==> flow/design.v <==
`timescale 1ns / 1ps
module cordic_stage (clk, reset, X_i, Y_i, Z_i, X_O, Y_O, Z_O);
  input clk;
  input reset;
  input  signed [15:0] X_i;
  input  signed [15:0] Y_i;
  input  signed [15:0] Z_i;
  output signed [15:0] X_O;
  output signed [15:0] Y_O;
  output signed [15:0] Z_O;
wire signed [15:0] as_O_asx_w_st1, as_O_asy_w_st1, as_O_asz_w_st1; 
wire signed [15:0] X_w_st1_st2, Y_w_st1_st2, Z_w_st1_st2;
wire signed [15:0] mux_z_st1_out;
wire dff_st1_out, xor_st1;
xor xor_gate(xor_st1, Z_i[15], Z_i[14]);
mux_2to1 mux_st1(.in0(Z_i), .in1({{2{Z_i[14]}}, {Z_i[13:0]}}), .sel(xor_st1), .out(mux_z_st1_out));
dff dff_st1(.in(xor_st1), .out(dff_st1_out), .clk(clk), .reset(reset));
add_sub asx_st1(.as_in1(X_i), .as_in2(Y_i), .as_control(~(mux_z_st1_out[15])), .as_out(as_O_asx_w_st1));
reg16b  reg16bxout_st1(.reg_in(as_O_asx_w_st1), .reg_out(X_w_st1_st2), .clk(clk), .reset(reset));
add_sub asy_st1(.as_in1(Y_i), .as_in2(X_i), .as_control(mux_z_st1_out[15]), .as_out(as_O_asy_w_st1));
reg16b  reg16byout_st1(.reg_in(as_O_asy_w_st1), .reg_out(Y_w_st1_st2), .clk(clk), .reset(reset));
add_sub asz_st1(.as_in1(mux_z_st1_out), .as_in2(16'h2000), .as_control(~(mux_z_st1_out[15])), .as_out(as_O_asz_w_st1));
reg16b  reg16bzout_st1(.reg_in(as_O_asz_w_st1), .reg_out(Z_w_st1_st2), .clk(clk), .reset(reset));
wire signed [15:0] as_O_asx_w_st2, as_O_asy_w_st2, as_O_asz_w_st2, X_w_st2_st3, Y_w_st2_st3, Z_w_st2_st3;
wire dff_st2_out;
dff dff_st2(.in(dff_st1_out), .out(dff_st2_out), .clk(clk), .reset(reset));
add_sub asx_st2(.as_in1(X_w_st1_st2), .as_in2(Y_w_st1_st2 >>> 1), .as_control(~(Z_w_st1_st2[15])), .as_out(as_O_asx_w_st2));
reg16b  reg16bxout_st2(.reg_in(as_O_asx_w_st2), .reg_out(X_w_st2_st3), .clk(clk), .reset(reset));
add_sub asy_st2(.as_in1(Y_w_st1_st2), .as_in2(X_w_st1_st2 >>> 1), .as_control(Z_w_st1_st2[15]), .as_out(as_O_asy_w_st2));
reg16b  reg16byout_st2(.reg_in(as_O_asy_w_st2), .reg_out(Y_w_st2_st3), .clk(clk), .reset(reset));
add_sub asz_st2(.as_in1(Z_w_st1_st2), .as_in2(16'h12E4), .as_control(~(Z_w_st1_st2[15])), .as_out(as_O_asz_w_st2));
reg16b  reg16bzout_st2(.reg_in(as_O_asz_w_st2), .reg_out(Z_w_st2_st3), .clk(clk), .reset(reset));
wire signed [15:0] as_O_asx_w_st3, as_O_asy_w_st3, as_O_asz_w_st3, X_w_st3_st4, Y_w_st3_st4, Z_w_st3_st4;
wire dff_st3_out;
dff dff_st3(.in(dff_st2_out), .out(dff_st3_out), .clk(clk), .reset(reset));
add_sub asx_st3(.as_in1(X_w_st2_st3), .as_in2(Y_w_st2_st3 >>> 2), .as_control(~(Z_w_st2_st3[15])), .as_out(as_O_asx_w_st3));
reg16b  reg16bxout_st3(.reg_in(as_O_asx_w_st3), .reg_out(X_w_st3_st4), .clk(clk), .reset(reset));
add_sub asy_st3(.as_in1(Y_w_st2_st3), .as_in2(X_w_st2_st3 >>> 2), .as_control(Z_w_st2_st3[15]), .as_out(as_O_asy_w_st3));
reg16b  reg16byout_st3(.reg_in(as_O_asy_w_st3), .reg_out(Y_w_st3_st4), .clk(clk), .reset(reset));
add_sub asz_st3(.as_in1(Z_w_st2_st3), .as_in2(16'h09FB), .as_control(~(Z_w_st2_st3[15])), .as_out(as_O_asz_w_st3));
reg16b  reg16bzout_st3(.reg_in(as_O_asz_w_st3), .reg_out(Z_w_st3_st4), .clk(clk), .reset(reset));
wire signed [15:0] as_O_asx_w_st4, as_O_asy_w_st4, as_O_asz_w_st4, X_w_st4_st5, Y_w_st4_st5, Z_w_st4_st5;
wire dff_st4_out;
dff dff_st4(.in(dff_st3_out), .out(dff_st4_out), .clk(clk), .reset(reset));
add_sub asx_st4(.as_in1(X_w_st3_st4), .as_in2(Y_w_st3_st4 >>> 3), .as_control(~(Z_w_st3_st4[15])), .as_out(as_O_asx_w_st4));
reg16b  reg16bxout_st4(.reg_in(as_O_asx_w_st4), .reg_out(X_w_st4_st5), .clk(clk), .reset(reset));
add_sub asy_st4(.as_in1(Y_w_st3_st4), .as_in2(X_w_st3_st4 >>> 3), .as_control(Z_w_st3_st4[15]), .as_out(as_O_asy_w_st4));
reg16b  reg16byout_st4(.reg_in(as_O_asy_w_st4), .reg_out(Y_w_st4_st5), .clk(clk), .reset(reset));
add_sub asz_st4(.as_in1(Z_w_st3_st4), .as_in2(16'h0511), .as_control(~(Z_w_st3_st4[15])), .as_out(as_O_asz_w_st4));
reg16b  reg16bzout_st4(.reg_in(as_O_asz_w_st4), .reg_out(Z_w_st4_st5), .clk(clk), .reset(reset));
wire signed [15:0] as_O_asx_w_st5, as_O_asy_w_st5, as_O_asz_w_st5, X_w_st5_st6, Y_w_st5_st6, Z_w_st5_st6;
wire dff_st5_out;
dff dff_st5(.in(dff_st4_out), .out(dff_st5_out), .clk(clk), .reset(reset));
add_sub asx_st5(.as_in1(X_w_st4_st5), .as_in2(Y_w_st4_st5 >>> 4), .as_control(~(Z_w_st4_st5[15])), .as_out(as_O_asx_w_st5));
reg16b  reg16bxout_st5(.reg_in(as_O_asx_w_st5), .reg_out(X_w_st5_st6), .clk(clk), .reset(reset));
add_sub asy_st5(.as_in1(Y_w_st4_st5), .as_in2(X_w_st4_st5 >>> 4), .as_control(Z_w_st4_st5[15]), .as_out(as_O_asy_w_st5));
reg16b  reg16byout_st5(.reg_in(as_O_asy_w_st5), .reg_out(Y_w_st5_st6), .clk(clk), .reset(reset));
add_sub asz_st5(.as_in1(Z_w_st4_st5), .as_in2(16'h028B), .as_control(~(Z_w_st4_st5[15])), .as_out(as_O_asz_w_st5));
reg16b  reg16bzout_st5(.reg_in(as_O_asz_w_st5), .reg_out(Z_w_st5_st6), .clk(clk), .reset(reset));
wire signed [15:0] as_O_asx_w_st6, as_O_asy_w_st6, as_O_asz_w_st6, X_w_st6_st7, Y_w_st6_st7, Z_w_st6_st7;
wire dff_st6_out;
dff dff_st6(.in(dff_st5_out), .out(dff_st6_out), .clk(clk), .reset(reset));
add_sub asx_st6(.as_in1(X_w_st5_st6), .as_in2(Y_w_st5_st6 >>> 5), .as_control(~(Z_w_st5_st6[15])), .as_out(as_O_asx_w_st6));
reg16b  reg16bxout_st6(.reg_in(as_O_asx_w_st6), .reg_out(X_w_st6_st7), .clk(clk), .reset(reset));
add_sub asy_st6(.as_in1(Y_w_st5_st6), .as_in2(X_w_st5_st6 >>> 5), .as_control(Z_w_st5_st6[15]), .as_out(as_O_asy_w_st6));
reg16b  reg16byout_st6(.reg_in(as_O_asy_w_st6), .reg_out(Y_w_st6_st7), .clk(clk), .reset(reset));
add_sub asz_st6(.as_in1(Z_w_st5_st6), .as_in2(16'h0146), .as_control(~(Z_w_st5_st6[15])), .as_out(as_O_asz_w_st6));
reg16b  reg16bzout_st6(.reg_in(as_O_asz_w_st6), .reg_out(Z_w_st6_st7), .clk(clk), .reset(reset));
wire signed [15:0] as_O_asx_w_st7, as_O_asy_w_st7, as_O_asz_w_st7, X_w_st7_st8, Y_w_st7_st8, Z_w_st7_st8;
wire dff_st7_out;
dff dff_st7(.in(dff_st6_out), .out(dff_st7_out), .clk(clk), .reset(reset));
add_sub asx_st7(.as_in1(X_w_st6_st7), .as_in2(Y_w_st6_st7 >>> 6), .as_control(~(Z_w_st6_st7[15])), .as_out(as_O_asx_w_st7));
reg16b  reg16bxout_st7(.reg_in(as_O_asx_w_st7), .reg_out(X_w_st7_st8), .clk(clk), .reset(reset));
add_sub asy_st7(.as_in1(Y_w_st6_st7), .as_in2(X_w_st6_st7 >>> 6), .as_control(Z_w_st6_st7[15]), .as_out(as_O_asy_w_st7));
reg16b  reg16byout_st7(.reg_in(as_O_asy_w_st7), .reg_out(Y_w_st7_st8), .clk(clk), .reset(reset));
add_sub asz_st7(.as_in1(Z_w_st6_st7), .as_in2(16'h00A3), .as_control(~(Z_w_st6_st7[15])), .as_out(as_O_asz_w_st7));
reg16b  reg16bzout_st7(.reg_in(as_O_asz_w_st7), .reg_out(Z_w_st7_st8), .clk(clk), .reset(reset));
wire signed [15:0] as_O_asx_w_st8, as_O_asy_w_st8, as_O_asz_w_st8, X_w_st8_st9, Y_w_st8_st9, Z_w_st8_st9;
wire dff_st8_out;
dff dff_st8(.in(dff_st7_out), .out(dff_st8_out), .clk(clk), .reset(reset));
add_sub asx_st8(.as_in1(X_w_st7_st8), .as_in2(Y_w_st7_st8 >>> 7), .as_control(~(Z_w_st7_st8[15])), .as_out(as_O_asx_w_st8));
reg16b  reg16bxout_st8(.reg_in(as_O_asx_w_st8), .reg_out(X_w_st8_st9), .clk(clk), .reset(reset));
add_sub asy_st8(.as_in1(Y_w_st7_st8), .as_in2(X_w_st7_st8 >>> 7), .as_control(Z_w_st7_st8[15]), .as_out(as_O_asy_w_st8));
reg16b  reg16byout_st8(.reg_in(as_O_asy_w_st8), .reg_out(Y_w_st8_st9), .clk(clk), .reset(reset));
add_sub asz_st8(.as_in1(Z_w_st7_st8), .as_in2(16'h0051), .as_control(~(Z_w_st7_st8[15])), .as_out(as_O_asz_w_st8));
reg16b  reg16bzout_st8(.reg_in(as_O_asz_w_st8), .reg_out(Z_w_st8_st9), .clk(clk), .reset(reset));
wire signed [15:0] as_O_asx_w_st9, as_O_asy_w_st9, as_O_asz_w_st9, X_w_st9_st10, Y_w_st9_st10, Z_w_st9_st10;
wire dff_st9_out;
dff dff_st9(.in(dff_st8_out), .out(dff_st9_out), .clk(clk), .reset(reset));
add_sub asx_st9(.as_in1(X_w_st8_st9), .as_in2(Y_w_st8_st9 >>> 8), .as_control(~(Z_w_st8_st9[15])), .as_out(as_O_asx_w_st9));
reg16b  reg16bxout_st9(.reg_in(as_O_asx_w_st9), .reg_out(X_w_st9_st10), .clk(clk), .reset(reset));
add_sub asy_st9(.as_in1(Y_w_st8_st9), .as_in2(X_w_st8_st9 >>> 8), .as_control(Z_w_st8_st9[15]), .as_out(as_O_asy_w_st9));
reg16b  reg16byout_st9(.reg_in(as_O_asy_w_st9), .reg_out(Y_w_st9_st10), .clk(clk), .reset(reset));
add_sub asz_st9(.as_in1(Z_w_st8_st9), .as_in2(16'h0029), .as_control(~(Z_w_st8_st9[15])), .as_out(as_O_asz_w_st9));
reg16b  reg16bzout_st9(.reg_in(as_O_asz_w_st9), .reg_out(Z_w_st9_st10), .clk(clk), .reset(reset));
wire signed [15:0] as_O_asx_w_st10, as_O_asy_w_st10, as_O_asz_w_st10, X_w_st10_st11, Y_w_st10_st11, Z_w_st10_st11;
wire dff_st10_out;
dff dff_st10(.in(dff_st9_out), .out(dff_st10_out), .clk(clk), .reset(reset));
add_sub asx_st10(.as_in1(X_w_st9_st10), .as_in2(Y_w_st9_st10 >>> 9), .as_control(~(Z_w_st9_st10[15])), .as_out(as_O_asx_w_st10));
reg16b  reg16bxout_st10(.reg_in(as_O_asx_w_st10), .reg_out(X_w_st10_st11), .clk(clk), .reset(reset));
add_sub asy_st10(.as_in1(Y_w_st9_st10), .as_in2(X_w_st9_st10 >>> 9), .as_control(Z_w_st9_st10[15]), .as_out(as_O_asy_w_st10));
reg16b  reg16byout_st10(.reg_in(as_O_asy_w_st10), .reg_out(Y_w_st10_st11), .clk(clk), .reset(reset));
add_sub asz_st10(.as_in1(Z_w_st9_st10), .as_in2(16'h0014), .as_control(~(Z_w_st9_st10[15])), .as_out(as_O_asz_w_st10));
reg16b  reg16bzout_st10(.reg_in(as_O_asz_w_st10), .reg_out(Z_w_st10_st11), .clk(clk), .reset(reset));
wire signed [15:0] as_O_asx_w_st11, as_O_asy_w_st11, as_O_asz_w_st11, X_w_st11_st12, Y_w_st11_st12, Z_w_st11_st12;
wire dff_st11_out;
dff dff_st11(.in(dff_st10_out), .out(dff_st11_out), .clk(clk), .reset(reset));
add_sub asx_st11(.as_in1(X_w_st10_st11), .as_in2(Y_w_st10_st11 >>> 10), .as_control(~(Z_w_st10_st11[15])), .as_out(as_O_asx_w_st11));
reg16b  reg16bxout_st11(.reg_in(as_O_asx_w_st11), .reg_out(X_w_st11_st12), .clk(clk), .reset(reset));
add_sub asy_st11(.as_in1(Y_w_st10_st11), .as_in2(X_w_st10_st11 >>> 10), .as_control(Z_w_st10_st11[15]), .as_out(as_O_asy_w_st11));
reg16b  reg16byout_st11(.reg_in(as_O_asy_w_st11), .reg_out(Y_w_st11_st12), .clk(clk), .reset(reset));
add_sub asz_st11(.as_in1(Z_w_st10_st11), .as_in2(16'h000A), .as_control(~(Z_w_st10_st11[15])), .as_out(as_O_asz_w_st11));
reg16b  reg16bzout_st11(.reg_in(as_O_asz_w_st11), .reg_out(Z_w_st11_st12), .clk(clk), .reset(reset));
wire signed [15:0] as_O_asx_w_st12, as_O_asy_w_st12, as_O_asz_w_st12, X_w_st12_st13, Y_w_st12_st13, Z_w_st12_st13;
wire dff_st12_out;
dff dff_st12(.in(dff_st11_out), .out(dff_st12_out), .clk(clk), .reset(reset));
add_sub asx_st12(.as_in1(X_w_st11_st12), .as_in2(Y_w_st11_st12 >>> 11), .as_control(~(Z_w_st11_st12[15])), .as_out(as_O_asx_w_st12));
reg16b  reg16bxout_st12(.reg_in(as_O_asx_w_st12), .reg_out(X_w_st12_st13), .clk(clk), .reset(reset));
add_sub asy_st12(.as_in1(Y_w_st11_st12), .as_in2(X_w_st11_st12 >>> 11), .as_control(Z_w_st11_st12[15]), .as_out(as_O_asy_w_st12));
reg16b  reg16byout_st12(.reg_in(as_O_asy_w_st12), .reg_out(Y_w_st12_st13), .clk(clk), .reset(reset));
add_sub asz_st12(.as_in1(Z_w_st11_st12), .as_in2(16'h0005), .as_control(~(Z_w_st11_st12[15])), .as_out(as_O_asz_w_st12));
reg16b  reg16bzout_st12(.reg_in(as_O_asz_w_st12), .reg_out(Z_w_st12_st13), .clk(clk), .reset(reset));
wire signed [15:0] as_O_asx_w_st13, as_O_asy_w_st13, as_O_asz_w_st13, X_w_st13_st14, Y_w_st13_st14, Z_w_st13_st14;
wire dff_st13_out;
dff dff_st13(.in(dff_st12_out), .out(dff_st13_out), .clk(clk), .reset(reset));
add_sub asx_st13(.as_in1(X_w_st12_st13), .as_in2(Y_w_st12_st13 >>> 12), .as_control(~(Z_w_st12_st13[15])), .as_out(as_O_asx_w_st13));
reg16b  reg16bxout_st13(.reg_in(as_O_asx_w_st13), .reg_out(X_w_st13_st14), .clk(clk), .reset(reset));
add_sub asy_st13(.as_in1(Y_w_st12_st13), .as_in2(X_w_st12_st13 >>> 12), .as_control(Z_w_st12_st13[15]), .as_out(as_O_asy_w_st13));
reg16b  reg16byout_st13(.reg_in(as_O_asy_w_st13), .reg_out(Y_w_st13_st14), .clk(clk), .reset(reset));
add_sub asz_st13(.as_in1(Z_w_st12_st13), .as_in2(16'h0003), .as_control(~(Z_w_st12_st13[15])), .as_out(as_O_asz_w_st13));
reg16b  reg16bzout_st13(.reg_in(as_O_asz_w_st13), .reg_out(Z_w_st13_st14), .clk(clk), .reset(reset));
wire signed [15:0] as_O_asx_w_st14, as_O_asy_w_st14, as_O_asz_w_st14, X_w_st14_st15, Y_w_st14_st15, Z_w_st14_st15;
wire dff_st14_out;
dff dff_st14(.in(dff_st13_out), .out(dff_st14_out), .clk(clk), .reset(reset));
add_sub asx_st14(.as_in1(X_w_st13_st14), .as_in2(Y_w_st13_st14 >>> 13), .as_control(~(Z_w_st13_st14[15])), .as_out(as_O_asx_w_st14));
reg16b  reg16bxout_st14(.reg_in(as_O_asx_w_st14), .reg_out(X_w_st14_st15), .clk(clk), .reset(reset));
add_sub asy_st14(.as_in1(Y_w_st13_st14), .as_in2(X_w_st13_st14 >>> 13), .as_control(Z_w_st13_st14[15]), .as_out(as_O_asy_w_st14));
reg16b  reg16byout_st14(.reg_in(as_O_asy_w_st14), .reg_out(Y_w_st14_st15), .clk(clk), .reset(reset));
add_sub asz_st14(.as_in1(Z_w_st13_st14), .as_in2(16'h0001), .as_control(~(Z_w_st13_st14[15])), .as_out(as_O_asz_w_st14));
reg16b  reg16bzout_st14(.reg_in(as_O_asz_w_st14), .reg_out(Z_w_st14_st15), .clk(clk), .reset(reset));
wire signed [15:0] as_O_asx_w_st15, as_O_asy_w_st15, as_O_asz_w_st15, X_w_st15_st16, Y_w_st15_st16, Z_w_st15_st16;
wire dff_st15_out;
dff dff_st15(.in(dff_st14_out), .out(dff_st15_out), .clk(clk), .reset(reset));
add_sub asx_st15(.as_in1(X_w_st14_st15), .as_in2(Y_w_st14_st15 >>> 14), .as_control(~(Z_w_st14_st15[15])), .as_out(as_O_asx_w_st15));
reg16b  reg16bxout_st15(.reg_in(as_O_asx_w_st15), .reg_out(X_w_st15_st16), .clk(clk), .reset(reset));
add_sub asy_st15(.as_in1(Y_w_st14_st15), .as_in2(X_w_st14_st15 >>> 14), .as_control(Z_w_st14_st15[15]), .as_out(as_O_asy_w_st15));
reg16b  reg16byout_st15(.reg_in(as_O_asy_w_st15), .reg_out(Y_w_st15_st16), .clk(clk), .reset(reset));
add_sub asz_st15(.as_in1(Z_w_st14_st15), .as_in2(16'h0001), .as_control(~(Z_w_st14_st15[15])), .as_out(as_O_asz_w_st15));
reg16b  reg16bzout_st15(.reg_in(as_O_asz_w_st15), .reg_out(Z_w_st15_st16), .clk(clk), .reset(reset));
wire signed [15:0] as_O_asx_w_st16, as_O_asy_w_st16, as_O_asz_w_st16, X_w_st16_st17, Y_w_st16_st17, Z_w_st16_st17;
wire dff_st16_out;
dff dff_st16(.in(dff_st15_out), .out(dff_st16_out), .clk(clk), .reset(reset));
add_sub asx_st16(.as_in1(X_w_st15_st16), .as_in2(Y_w_st15_st16 >>> 15), .as_control(~(Z_w_st15_st16[15])), .as_out(as_O_asx_w_st16));
reg16b  reg16bxout_st16(.reg_in(as_O_asx_w_st16), .reg_out(X_w_st16_st17), .clk(clk), .reset(reset));
add_sub asy_st16(.as_in1(Y_w_st15_st16), .as_in2(X_w_st15_st16 >>> 15), .as_control(Z_w_st15_st16[15]), .as_out(as_O_asy_w_st16));
reg16b  reg16byout_st16(.reg_in(as_O_asy_w_st16), .reg_out(Y_w_st16_st17), .clk(clk), .reset(reset));
add_sub asz_st16(.as_in1(Z_w_st15_st16), .as_in2(16'h0000), .as_control(~(Z_w_st15_st16[15])), .as_out(as_O_asz_w_st16));
reg16b  reg16bzout_st16(.reg_in(as_O_asz_w_st16), .reg_out(Z_O), .clk(clk), .reset(reset));
mux_2to1 mux_x_st17(.in0(X_w_st16_st17), .in1(-X_w_st16_st17), .sel(dff_st16_out), .out(X_O));
mux_2to1 mux_y_st17(.in0(Y_w_st16_st17), .in1(-Y_w_st16_st17), .sel(dff_st16_out), .out(Y_O));
endmodule
module reg16b(reg_in, reg_out, clk, reset);
input clk, reset;
input signed [15:0] reg_in;
output reg signed [15:0] reg_out;
always @(posedge clk)
begin
    if (reset)
      reg_out <= 16'sd0;
    else
      reg_out <= reg_in;     
end
endmodule  
module add_sub(as_in1, as_in2,as_control, as_out);
input signed [15:0] as_in1, as_in2;
input as_control;
output reg signed [15:0] as_out;
always @(*)
begin
  if (as_control)
    as_out = as_in1 - as_in2;
  else
    as_out = as_in1 + as_in2;
end
endmodule
module mux_2to1(in0, in1, sel, out);
input signed [15:0] in0, in1;
input sel;
output reg signed [15:0] out;
always @(*)
begin
    if(sel)
        out = in1;
    else
        out = in0;
end
endmodule
module dff(in, out, clk, reset);
input in, clk, reset;
output reg out;
always @(posedge clk)
    begin
        if(reset)
            out <= 0;
        else
            out <= in;
    end
endmodule
# Reports on cordic_stage
# Module cordic_stage before and after one edit of its RTL, step after step.
# Lines under "orig" count in the file above, lines under "edited" in the edited file.
# "diff": "edited" minus "orig" as printed here. "rel_change_pct": 100 x difference / "orig".
# Library cell names are shortened.
# The mark - stands for no value.
# setup
top	cordic_stage
clk_port	clk
lib	sky130hd
lib_corner	tt_025C_1v80

# Edit of the RTL
# The edit as a unified diff against the file above.
# This change comes from a script, not from a designer. The edited design behaves differently; no optimisation was intended.
# begin of diff
@@ -199,10 +199,4 @@
 input in, clk, reset;
 output reg out;
-always @(posedge clk)
-    begin
-        if(reset)
-            out <= 0;
-        else
-            out <= in;
-    end
-endmodule
+always @(*) out = in;
+endmodule
# end of diff

# After elaboration
# Counts by Yosys on the flattened word-level netlist (proc, flatten, opt, wreduce; memories kept). Register bits leave out memories and registers merged into their read ports (data or address); mux counts leave out enables and synchronous resets folded into registers. Print and check cells are left out. Cells with the same type and inputs are merged into one.
# word_totals
item	orig	edited	diff	rel_change_pct
elab_cells	210	194	-16	-7.62
inputBits	50	50	0	0.00
register_bits	784	768	-16	-2.04
output_inout_bits	48	48	0	0.00
# op_classes
item	orig	edited	diff	rel_change_pct
muxes	50	50	0	0.00
addsub	95	95	0	0.00
bitwise	1	1	0	0.00
# Unchanged operator kinds not shown: 63.

# Logic depth
# Longest topological path by Yosys (ltp), each cell counted once; first at word level (registers and memories cut), then after technology mapping (sequential cells cut; the memories' decode and read muxes count).
# depth
item	orig	edited	diff	rel_change_pct
depth_word	4	4	0	0.00
ABC_AREA	0	0	-	-
mapped_depth	15	18	3	20.00
depth_no_buf	15	17	2	13.33

# Mapped cells and area
# The flow's flattened synthesis, as Yosys stat reports it; memories are mapped. The netlist is that of the ABC_AREA named above (0 if unset); the other value can give another one.
# by_type
type	orig	edited	diff	rel_change_pct
xnor2_1	332	434	102	30.72
nor3_1	252	155	-97	-38.49
nor2_1	890	986	96	10.79
nand3_1	132	78	-54	-40.91
nor2b_1	240	191	-49	-20.42
nor3b_1	61	15	-46	-75.41
nand2_1	297	252	-45	-15.15
o21a_1	135	92	-43	-31.85
xor2_1	273	313	40	14.65
or3_1	61	28	-33	-54.10
mux2_2	60	28	-32	-53.33
o211ai_1	57	25	-32	-56.14
clkbuf_1	157	129	-28	-17.83
o21ai_0	320	293	-27	-8.44
inv_1	328	305	-23	-7.01
and3_1	47	25	-22	-46.81
nand4_1	48	27	-21	-43.75
and2_1	36	18	-18	-50.00
# Unchanged cell types not shown: 13.
# Not every row of either side is listed.
# synth_totals
item	orig	edited	diff	rel_change_pct
ffs	783	767	-16	-2.04
buf_cells	184	151	-33	-17.93
area_um2	57850.5	54428.5	-3422.0	-5.92
mapped_cells	6961	6451	-510	-7.33
sequential_area_um2	15675.0	15354.7	-320.3	-2.04
# The figures by module come from a second, unflattened synthesis with its own total; it is not the netlist above.
# unflattened
item	orig	edited	diff	rel_change_pct
hier_cells	8293	8277	-16	-0.19
area_unflattened_um2	71716.3	71295.9	-420.4	-0.59
# Each row is one instance without its submodules.
# modules_orig
module	n_cells	n_inst	seq_area_um2	area_um2
add_sub	136	48	0.0	989.7
reg16b	33	48	320.3	464.2
mux_2to1	18	3	0.0	249.0
cordic_stage	95	1	0.0	641.9
dff	2	16	20.0	33.8
# modules_edited
module	n_cells	n_inst	seq_area_um2	area_um2
add_sub	136	48	0.0	989.7
reg16b	33	48	320.3	464.2
mux_2to1	18	3	0.0	249.0
cordic_stage	95	1	0.0	641.9
dff	1	16	0.0	7.5

# Timing after synthesis
# Path of least setup slack by OpenSTA after synthesis, without wires, with an ideal clock, recovery checks aside; 20% of the period is set as input and as output delay. Where synthesis merged equal registers, the netlist keeps one of their names.
# synth_timing
item	orig	edited	diff	rel_change_pct
path_kind	register to register	register to register	-	-
startpoint	register reg16bxout_st14.reg_out[15]	register reg16bzout_st2.reg_out[15]	-	-
endpoint	register reg16byout_st15.reg_out[12]	register reg16byout_st3.reg_out[15]	-	-
setup_time_ns	0.123	0.128	0.005	-
driving_pins	12	13	1	8.33
clock_period_ns	3.65	3.65	0.00	0.00
slack_ns	0.204	0.323	0.119	-
required_ns	3.527	3.522	-0.005	-0.14
path_buffers	0	2	2	-
arrival_ns	3.322	3.199	-0.123	-3.70
path_delay_ns	3.445	3.327	-0.118	-3.43
launch_ns	0.000	0.000	0.000	-
period_less_setup_slack_ns	3.446	3.327	-0.119	-3.45
# "path_delay_ns" = arrival - input delay + setup time.
# "driving_pins": output pins that drive a net of the path, with the launching flip-flop's if there is one; two outputs of one cell count as two.
# "period_less_setup_slack_ns" = period - worst setup slack (recovery checks aside). The figure is calculated, with input and output delays left at 20% of the set period.
# The rows between start and end are the longest chain of elaborated cells between them; the timing report does not say that the signal goes this way. Where chains are equally long, one stands for them.
# A line is the first line of the expression or statement that the cell stems from. Yosys adds cells for indexed reads and writes and turns some case tables into memories.
# synth_via_orig
path_cell_list	dfxtp_1 -> inv_1 -> ha_1 -> mux2i_1 -> ha_1 -> a21oi_1 -> o21bai_1 -> a2111oi_1 -> nor3_1 -> a2111oi_2 -> a21oi_1 -> mux2_1
elab_chain_cells	2
cone_cells	3
cone_lines	3
cone_classes	2 x add/sub; 1 x mux
# synth_lines_orig
item	line	source
start, declared	165	output reg signed [15:0] reg_out;
start, assigned	169	reg_out <= 16'sd0;
start, assigned	171	reg_out <= reg_in;
16-bit by 2-bit adder with 16-bit output	183	as_out = as_in1 + as_in2;
16-bit 2-to-1 mux	180	if (as_control)
end, assigned	169
end, assigned	171
end, declared	165
# synth_via_edited
path_cell_list	dfxtp_1 -> clkbuf_1 -> clkbuf_1 -> mux2i_1 -> ha_1 -> nor2b_1 -> o31a_1 -> o31ai_1 -> o21ai_0 -> a221oi_1 -> a21oi_1 -> xnor2_1 -> nor2_1
elab_chain_cells	1
cone_cells	1
cone_lines	1
cone_classes	1 x mux
# synth_lines_edited
item	line	source
start, declared	165	output reg signed [15:0] reg_out;
start, assigned	169	reg_out <= 16'sd0;
start, assigned	171	reg_out <= reg_in;
16-bit 2-to-1 mux	180	if (as_control)
end, assigned	169
end, assigned	171
end, declared	165

# Timing after layout
# From the final timing report of each run of set A: the path of least setup slack in the routed layout; clock arrival at registers is part of the times.
# layout_timing
item	orig	edited	diff	rel_change_pct
path_kind	register to output	input to output	-	-
startpoint	register reg16bxout_st16.reg_out[8]	input port Z_i[15]	-	-
endpoint	output port X_O[11]	output port Y_O[1]	-	-
out_delay_ns	0.73	0.73	0.00	0.00
launch_ns	0.69	0.73	0.04	5.80
arrival_ns	2.80	2.85	0.05	1.79
required_ns	2.92	2.92	0.00	0.00
driving_pins	6	7	1	16.67
clock_period_ns	3.65	3.65	0.00	0.00
path_buffers	1	4	3	300.00
input_delay_ns	-	0.73	-	-
slack_ns	0.12	0.07	-0.05	-
# The rows between start and end are the longest chain of elaborated cells between them; the timing report does not say that the signal goes this way. Where chains are equally long, one stands for them.
# layout_via_orig
path_cell_list	dfxtp_1 -> or4_1 -> or2_2 -> o21ai_1 -> xnor2_1 -> clkdlybuf4s50_1
elab_chain_cells	2
cone_cells	2
cone_lines	2
cone_classes	1 x add/sub; 1 x mux
# layout_lines_orig
item	line	source
start, declared	165	output reg signed [15:0] reg_out;
start, assigned	169	reg_out <= 16'sd0;
start, assigned	171	reg_out <= reg_in;
16-bit negation	159	mux_2to1 mux_x_st17(.in0(X_w_st16_st17), .in1(-X_w_st16_st17), .sel(dff_st16_out), .out(X_O));
16-bit 2-to-1 mux	192	if(sel)
end, declared	8	output signed [15:0] X_O;
# layout_via_edited
path_cell_list	clkdlybuf4s50_1 -> inv_1 -> ha_1 -> buf_12 -> buf_4 -> mux2_2 -> clkdlybuf4s50_1
elab_chain_cells	2
cone_cells	2
cone_lines	2
cone_classes	1 x mux; 1 x logic
# layout_lines_edited
item	line	source
start, declared	7	input  signed [15:0] Z_i;
1-bit XOR	15	xor xor_gate(xor_st1, Z_i[15], Z_i[14]);
16-bit 2-to-1 mux	192	if(sel)
end, declared	9	output signed [15:0] Y_O;

# Layout results
# Both versions went through the flow (Yosys, OpenROAD) with the same settings in each pair. Constraints: input delay and output delay 20% of the set period each, output load 0.01 pF.
# flow_settings_set_A
period_ns	3.65
CAP_MARGIN	20
CORE_MARGIN	2
CORE_UTILIZATION	40
SLEW_MARGIN	20
# measured_set_A
item	orig	edited	diff	rel_change_pct
total_negative_slack_ns	0.000	0.000	0.000	-
worstSetupSlack_ns	0.123	0.069	-0.054	-
period_reached_ns	3.527	3.581	0.054	1.53
synthesis_area_um2	57850.5	54428.5	-3422.0	-5.92
die_footprint_um2	147683.0	139039.0	-8644.0	-5.85
timing.hold.ws_ns	0.397	0.425	0.028	-
finalCellArea_um2	64849.7	61411.4	-3438.3	-5.30
finalUtil_pct	45.1	45.4	0.3	-
# flow_settings_set_B
CELL_PAD_IN_SITES_GLOBAL_PLACEMENT	2
CORE_UTILIZATION	19
CTS_CLUSTER_SIZE	96
GPL_ROUTABILITY_DRIVEN	0
SETUP_SLACK_MARGIN	1.05
period_ns	4.47
CAP_MARGIN	20
CORE_MARGIN	2
SLEW_MARGIN	20
# measured_set_B
item	orig	edited	diff	rel_change_pct
total_negative_slack_ns	0.000	0.000	0.000	-
worstSetupSlack_ns	0.859	1.064	0.205	-
period_reached_ns	3.611	3.406	-0.205	-5.68
synthesis_area_um2	57850.5	54428.5	-3422.0	-5.92
die_footprint_um2	308908.0	290764.0	-18144.0	-5.87
timing.hold.ws_ns	0.444	0.439	-0.005	-
finalCellArea_um2	68389.3	64902.2	-3487.1	-5.10
finalUtil_pct	22.6	22.8	0.2	-
# "period_reached_ns": clock period set for the run, less the worst setup slack. It is reckoned from that one timing run; input and output delays stay at 20% of the period that was set.
